==> flow/design.v <==
 module ADDER_TREE#(parameter DATA_IN_WIDTH = 8,DATA_OUT_WIDTH = 16)
							(clk,rst_n,ena,data_in1,data_in2,data_out,done,	pipe
							);
 input clk,rst_n,ena;
 input [DATA_IN_WIDTH - 1:0] data_in1,data_in2;
 output [DATA_OUT_WIDTH:0] data_out;
 output done;
 reg signed done;
 reg signed [DATA_OUT_WIDTH:0] data_out;
output [6:0] pipe;
reg signed [6:0] pipe;
wire data_in2_b0,data_in2_b1,data_in2_b2,data_in2_b3,data_in2_b4,data_in2_b5,data_in2_b6,data_in2_b7;
wire [DATA_IN_WIDTH - 1:0] M_wire0,M_wire1,M_wire2,M_wire3,M_wire4,M_wire5,M_wire6,M_wire7;
reg signed  [DATA_IN_WIDTH - 1:0] M_reg0,M_reg1,M_reg2,M_reg3,M_reg4,M_reg5,M_reg6,M_reg7;
reg signed  [DATA_IN_WIDTH:0] M_reg_ls1_0,M_reg_ls1_1,M_reg_ls1_2,M_reg_ls1_3,M_reg_ls1_4,M_reg_ls1_5,M_reg_ls1_6,M_reg_ls1_7;
reg signed  [DATA_IN_WIDTH + 1:0] Adder_reg1_0,Adder_reg1_1,Adder_reg1_2,Adder_reg1_3;
reg signed  [DATA_IN_WIDTH + 3:0] Adder_reg1_ls2_0,Adder_reg1_ls2_1,Adder_reg1_ls2_2,Adder_reg1_ls2_3,Adder_reg2_0,Adder_reg2_1;
reg signed  [DATA_IN_WIDTH + DATA_IN_WIDTH - 1:0] Adder_reg2_ls4_0,Adder_reg2_ls4_1;
reg signed  [DATA_IN_WIDTH + DATA_IN_WIDTH - 1:0] Adder_reg3_1;
assign data_in2_b0 = data_in2[0];
assign data_in2_b1 = data_in2[1];
assign data_in2_b2 = data_in2[2];
assign data_in2_b3 = data_in2[3];
assign data_in2_b4 = data_in2[4];
assign data_in2_b5 = data_in2[5];
assign data_in2_b6 = data_in2[6];
assign data_in2_b7 = data_in2[7];
assign M_wire0 = data_in2_b0 ? data_in1 : 0;
assign M_wire1 = data_in2_b1 ? data_in1 : 0;
assign M_wire2 = data_in2_b2 ? data_in1 : 0;
assign M_wire3 = data_in2_b3 ? data_in1 : 0;
assign M_wire4 = data_in2_b4 ? data_in1 : 0;
assign M_wire5 = data_in2_b5 ? data_in1 : 0;
assign M_wire6 = data_in2_b6 ? data_in1 : 0;
assign M_wire7 = data_in2_b7 ? data_in1 : 0;
always @(posedge clk or negedge rst_n)
  begin
    if(!rst_n)
	   begin
		   M_reg0 <= 0;
			M_reg1 <= 0;
			M_reg2 <= 0;
			M_reg3 <= 0;
			M_reg4 <= 0;
			M_reg5 <= 0;
			M_reg6 <= 0;
			M_reg7 <= 0;
			pipe[0] <= 0;
		end
	 else
	   begin
		  if(ena)
		    begin
			   M_reg0 <= M_wire0;
				M_reg1 <= M_wire1;
				M_reg2 <= M_wire2;
				M_reg3 <= M_wire3;
				M_reg4 <= M_wire4;
				M_reg5 <= M_wire5;
				M_reg6 <= M_wire6;
				M_reg7 <= M_wire7;
				pipe[0] <= 1;
			 end
		end
  end
always @(posedge clk or negedge rst_n)
  begin
    if(!rst_n)
	   begin
		   M_reg_ls1_0 <= 0;
			M_reg_ls1_1 <= 0;
			M_reg_ls1_2 <= 0;
			M_reg_ls1_3 <= 0;
			M_reg_ls1_4 <= 0;
			M_reg_ls1_5 <= 0;
			M_reg_ls1_6 <= 0;
			M_reg_ls1_7 <= 0;
			pipe[1] <= 0;
		end
	 else
	   begin
		  if(pipe[0])
		    begin
			   M_reg_ls1_0 <= M_reg0;
				M_reg_ls1_1 <= {M_reg1[7:0],1'b0};
				M_reg_ls1_2 <= M_reg2;
				M_reg_ls1_3 <= {M_reg3[7:0],1'b0};
				M_reg_ls1_4 <= M_reg4;
				M_reg_ls1_5 <= {M_reg5[7:0],1'b0};
				M_reg_ls1_6 <= M_reg6;
				M_reg_ls1_7 <= {M_reg7[7:0],1'b0};
				pipe[1] <= 1;
			 end
		end
  end
always @(posedge clk or negedge rst_n)
  begin
    if(!rst_n)
	   begin
		   Adder_reg1_0 <= 0;
			Adder_reg1_1 <= 0;
			Adder_reg1_2 <= 0;
			Adder_reg1_3 <= 0;
			pipe[2] <= 0;
		end
	 else
	   begin
		  if(pipe[1])
		    begin
			   Adder_reg1_0 <= M_reg_ls1_0 + M_reg_ls1_1;
				Adder_reg1_1 <= M_reg_ls1_2 + M_reg_ls1_3;
				Adder_reg1_2 <= M_reg_ls1_4 + M_reg_ls1_5;
				Adder_reg1_3 <= M_reg_ls1_6 + M_reg_ls1_7;
				pipe[2] <= 1;
			 end
		end
  end
always @(posedge clk or negedge rst_n)
  begin
    if(!rst_n)
	   begin
		   Adder_reg1_ls2_0 <= 0;
			Adder_reg1_ls2_1 <= 0;
			Adder_reg1_ls2_2 <= 0;
			Adder_reg1_ls2_3 <= 0;
			pipe[3] <= 0;
		end
	 else
	   begin
		  if(pipe[2])
		    begin
			   Adder_reg1_ls2_0 <= Adder_reg1_0;
				Adder_reg1_ls2_1 <= {Adder_reg1_1[9:0],2'b0};
				Adder_reg1_ls2_2 <= Adder_reg1_2;
				Adder_reg1_ls2_3 <= {Adder_reg1_3[9:0],2'b0};
				pipe[3] <= 1;
			 end
		end
  end
 always @(posedge clk or negedge rst_n)
  begin
    if(!rst_n)
	   begin
		   Adder_reg2_0 <= 0;
			Adder_reg2_1 <= 0;
			pipe[4] <= 0;
		end
	 else
	   begin
		  if(pipe[3])
		    begin
			   Adder_reg2_0 <= Adder_reg1_ls2_0 + Adder_reg1_ls2_1;
				Adder_reg2_1 <= Adder_reg1_ls2_2 + Adder_reg1_ls2_3;
				pipe[4] <= 1;
			 end
		end
  end
  always @(posedge clk or negedge rst_n)
  begin
    if(!rst_n)
	   begin
		   Adder_reg2_ls4_0 <= 0;
		   Adder_reg2_ls4_1 <= 0;
			pipe[5] <= 0;
		end
	 else
	   begin
		  if(pipe[4])
		    begin
				Adder_reg2_ls4_0 <= Adder_reg2_0;
				Adder_reg2_ls4_1 <= {Adder_reg2_1[11:0],4'b0};
				pipe[5] <= 1;
			 end
		end
  end
 always @(posedge clk or negedge rst_n)
  begin
    if(!rst_n)
	   begin
		   Adder_reg3_1 <= 0;
			pipe[6] <= 0;
		end
	 else
	   begin
		  if(pipe[5])
		    begin
			   Adder_reg3_1 <= Adder_reg2_ls4_0 + Adder_reg2_ls4_1;
				pipe[6] <= 1;
			 end
		end
  end
always @(posedge clk or negedge rst_n)
  begin
    if(!rst_n)
	   begin
		  data_out <= 0;
		  done <= 0; 
		end
	 else
	   begin
		  if(pipe[6])
		    begin
			  data_out <= Adder_reg3_1;
			  done <= 1'b1;
			 end
		end
  end
 endmodule 
== From RTL to reports: ADDER_TREE ==
What the tools print for ADDER_TREE, step after step.
Lines are those of the file above, counted from 1.
Operators: Yosys type, input widths -> output width; for muxes data width and select width s.
Library cell names are shortened.
Not given: n/a
Inputs
  top: ADDER_TREE
  clock: clk
  standard-cell library: sky130hd
  timing corner: tt_025C_1v80

== After elaboration ==
Counts by Yosys on the flattened word-level netlist (proc, flatten, opt, wreduce; memories kept). Register bits leave out memories and registers merged into their read ports (data or address); mux counts leave out enables and synchronous resets folded into registers. Print and check cells are left out. Cells with the same type and inputs are merged into one.
Word-level totals
  bits in registers: 296
  output and inout port bits: 25
  word-level cells: 53
  input port bits: 19
Operators by class
  add/subtract/negate cells: 7
  muxes and demuxes: 8
Operators with widths (number)
  $mux 8: 8
  $add 8x9->10: 4
  $add 10x12->12: 2
  $add 12x16->16: 1

== Depth ==
Depth = most cells in a row (Yosys ltp): at word level without a register or memory, in the mapped netlist without a sequential cell, where the memories' decode and read muxes count.
Logic depth
  depth after elaboration: 1
  ABC_AREA: 0
  mapped depth: 8
  mapped depth without buffers: 8

== Synthesis result ==
Yosys stat after the flow's synthesis: flattened, memories mapped to cells. It holds for the ABC_AREA given above (unset counts as 0); a run with the other value may have another netlist.
The area totals of this step are shown rounded.
Synthesis totals
  area of sequential cells: 7400 um^2
  synthesis area: 14000 um^2
  standard cells after synthesis: 1124
  flip-flop cells: 296
  buffer cells: 60
Cells by type
  dfrtp_1: number 296, total area 7.41E+03 um^2
  mux2_2: number 187, total area 2105.77 um^2
  ha_1: number 61, total area 763.232 um^2
  o21ai_0: number 99, total area 495.475 um^2
  nand3_1: number 67, total area 335.322 um^2
  inv_1: number 78, total area 292.781 um^2
  xnor2_1: number 24, total area 210.202 um^2
  a21oi_1: number 37, total area 185.178 um^2
  nor2_1: number 39, total area 146.39 um^2
  clkbuf_1: number 38, total area 142.637 um^2
  fa_1: number 7, total area 140.134 um^2
  a21o_1: number 16, total area 120.115 um^2
  nand2_1: number 27, total area 101.347 um^2
  nor2b_1: number 13, total area 81.328 um^2
  a211oi_1: number 10, total area 75.072 um^2
  buf_2: number 14, total area 70.067 um^2
  xor2_1: number 8, total area 70.067 um^2
  o31ai_1: number 8, total area 60.058 um^2
Other cell types: 32; their cells: 95.

== Path before layout ==
Source: OpenSTA report_checks on the synthesized netlist (no wires, ideal clock, input and output delay 20% of the period each), path of least setup slack; recovery checks are left aside. Register names are those of the netlist, which keeps one name where synthesis merged equal registers.
Timing after synthesis
  path type: reg2reg
  from: reg M_reg_ls1_2[1]
  to: reg Adder_reg1_1[7]
  library setup time: 0.120 ns
  path delay: 2.067 ns
  launch time at the first pin: 0.000 ns
  clock period: 4.0 ns
  stages on the path: 8
  slack: 1.933 ns
  path buffers: 0
  data arrival time: 1.947 ns
  data required time: 3.880 ns
  period reached after synthesis: 2.067 ns
"path delay" = arrival - input delay + setup time.
"stages on the path" counts driving pins, that of a launching flip-flop among them; a cell with two outputs on the path counts twice.
"period reached after synthesis" = period - worst setup slack (recovery checks aside). The figure is calculated, with input and output delays left at 20% of the set period.
The rows between start and end are the longest chain of elaborated cells between them; the timing report does not say that the signal goes this way. Where chains are equally long, one stands for them.
A line is the first line of the expression or statement that the cell stems from. Yosys adds cells for indexed reads and writes and turns some case tables into memories.
Between the ends, after synthesis
  path through: dfrtp_1 > ha_1 > fa_1 > a21oi_1 > o21ai_0 > o21ai_0 > or3b_1 > a31o_2
  length of the longest elaborated chain: 1
  elaborated cells between the ends (all ways): 1
  source lines of those cells: 1
  classes of those cells: add/sub (1)
RTL lines, path after synthesis
  start: declaration: line 15  | reg signed  [DATA_IN_WIDTH:0] M_reg_ls1_0,M_reg_ls1_1,M_reg_ls1_2,M_reg_ls1_3,M_reg_ls1_4,M_reg_ls1_5,M_reg_ls ...
  start: assignment: line 72  | M_reg_ls1_2 <= 0;
  start: assignment: line 86  | M_reg_ls1_2 <= M_reg2;
  $add 8x9->10: line 111  | Adder_reg1_1 <= M_reg_ls1_2 + M_reg_ls1_3;
  end: assignment: line 101  | Adder_reg1_1 <= 0;
  end: assignment: line 111
  end: declaration: line 16  | reg signed  [DATA_IN_WIDTH + 1:0] Adder_reg1_0,Adder_reg1_1,Adder_reg1_2,Adder_reg1_3;

== Path in the finished layout ==
Path of least setup slack in the final report of record 1 (OpenROAD, finished layout, wires in). Where an end is a register, its clock arrival counts in the times.
Timing post-layout
  path type: reg2out
  from: reg pipe[2]
  to: out pipe[2]
  output delay: 0.76 ns
  clock period: 3.79 ns
  slack: 0.76 ns
  data arrival time: 2.27 ns
  path buffers: 1
  launch time at the first pin: 0.51 ns
  data required time: 3.03 ns
  stages on the path: 2
Between the ends, post-layout
  path through: dfrtp_2 > clkdlybuf4s50_1
  length of the longest elaborated chain: 0
  elaborated cells between the ends (all ways): 0
  source lines of those cells: 0
RTL lines, path post-layout
  start: declaration: line 10  | output [6:0] pipe;
  start: assignment: line 104  | pipe[2] <= 0;
  start: assignment: line 114  | pipe[2] <= 1;
  end: declaration: line 10

Add stored flow runs of ADDER_TREE

Stored flow runs of ADDER_TREE (5 of them; Yosys, OpenROAD, sky130hd). They differ in their settings and are not a sequence. Constraints: input delay and output delay 20% of the set period each, output load 0.01 pF.
"achieved period" is the run's clock period less its worst setup slack. It is reckoned from that one timing run; input and output delays stay at 20% of the period that was set.
"time on the worst setup path" is the time allowed to the run's worst setup path (the clock period less input and output delay, where it has them) less its slack. Clock arrival times count: a late capture clock shortens it, a late launch clock lengthens it.
"total power after layout" rests on the timing tool's default activity at the inputs, not on a simulated workload.
The results are shown rounded.

==> record 1: settings <==
{ "CAP_MARGIN": 5, "CORE_ASPECT_RATIO": 1.21, "CORE_UTILIZATION": 31, "MAX_ROUTING_LAYER": "met5", "PLACE_DENSITY_LB_ADDON": 0.05, "period_ns": 3.79, "CORE_MARGIN": 2, "SLEW_MARGIN": 20 }
==> record 1: results <==
smallest setup slack: 0.76 ns
total power after layout: 9.9 mW
utilization in the final report: 0.36
achieved period: 3.028 ns
die outline area: 45000 um^2
chip area after synthesis (Yosys): 14000 um^2
time on the worst setup path: 2.27 ns
critical path kind: reg2out

==> record 2: settings <==
{ "CORE_MARGIN": 7, "CORE_UTILIZATION": 40, "CTS_CLUSTER_DIAMETER": 275, "SETUP_SLACK_MARGIN": -0.08, "period_ns": 4.0, "CAP_MARGIN": 20, "SLEW_MARGIN": 20 }
==> record 2: results <==
smallest setup slack: 0.91 ns
total power after layout: 9.1 mW
utilization in the final report: 0.46
achieved period: 3.086 ns
die outline area: 39000 um^2
chip area after synthesis (Yosys): 14000 um^2
time on the worst setup path: 2.29 ns
critical path kind: reg2out

==> record 3: settings <==
{ "CELL_PAD_IN_SITES_GLOBAL_PLACEMENT": 2, "CORE_MARGIN": 7, "CORE_UTILIZATION": 40, "CTS_CLUSTER_DIAMETER": 243, "CTS_CLUSTER_SIZE": 81, "MIN_ROUTING_LAYER": "met2", "SETUP_SLACK_MARGIN": -0.08, "TNS_END_PERCENT": 90, "period_ns": 4.37, "CAP_MARGIN": 20, "SLEW_MARGIN": 20 }
==> record 3: results <==
smallest setup slack: 1.4 ns
total power after layout: 6.9 mW
utilization in the final report: 0.44
achieved period: 2.966 ns
die outline area: 39000 um^2
chip area after synthesis (Yosys): 14000 um^2
time on the worst setup path: 2.09 ns
critical path kind: reg2out

==> record 4: settings <==
{ "CTS_CLUSTER_SIZE": 38, "period_ns": 3.05, "CAP_MARGIN": 20, "CORE_MARGIN": 2, "CORE_UTILIZATION": 40, "SLEW_MARGIN": 20 }
==> record 4: results <==
smallest setup slack: 0.51 ns
total power after layout: 12 mW
utilization in the final report: 0.46
achieved period: 2.542 ns
die outline area: 35000 um^2
chip area after synthesis (Yosys): 14000 um^2
time on the worst setup path: 1.93 ns
critical path kind: reg2out

==> record 5: settings <==
{ "ABC_AREA": 1, "CORE_UTILIZATION": 47, "PLACE_DENSITY": 0.55, "SETUP_SLACK_MARGIN": 0.69, "SLEW_MARGIN": 35, "period_ns": 3.06, "CAP_MARGIN": 20, "CORE_MARGIN": 2 }
==> record 5: results <==
smallest setup slack: 0.82 ns
total power after layout: 12 mW
utilization in the final report: 0.55
achieved period: 2.243 ns
die outline area: 31000 um^2
chip area after synthesis (Yosys): 14000 um^2
time on the worst setup path: 1.63 ns
critical path kind: reg2out
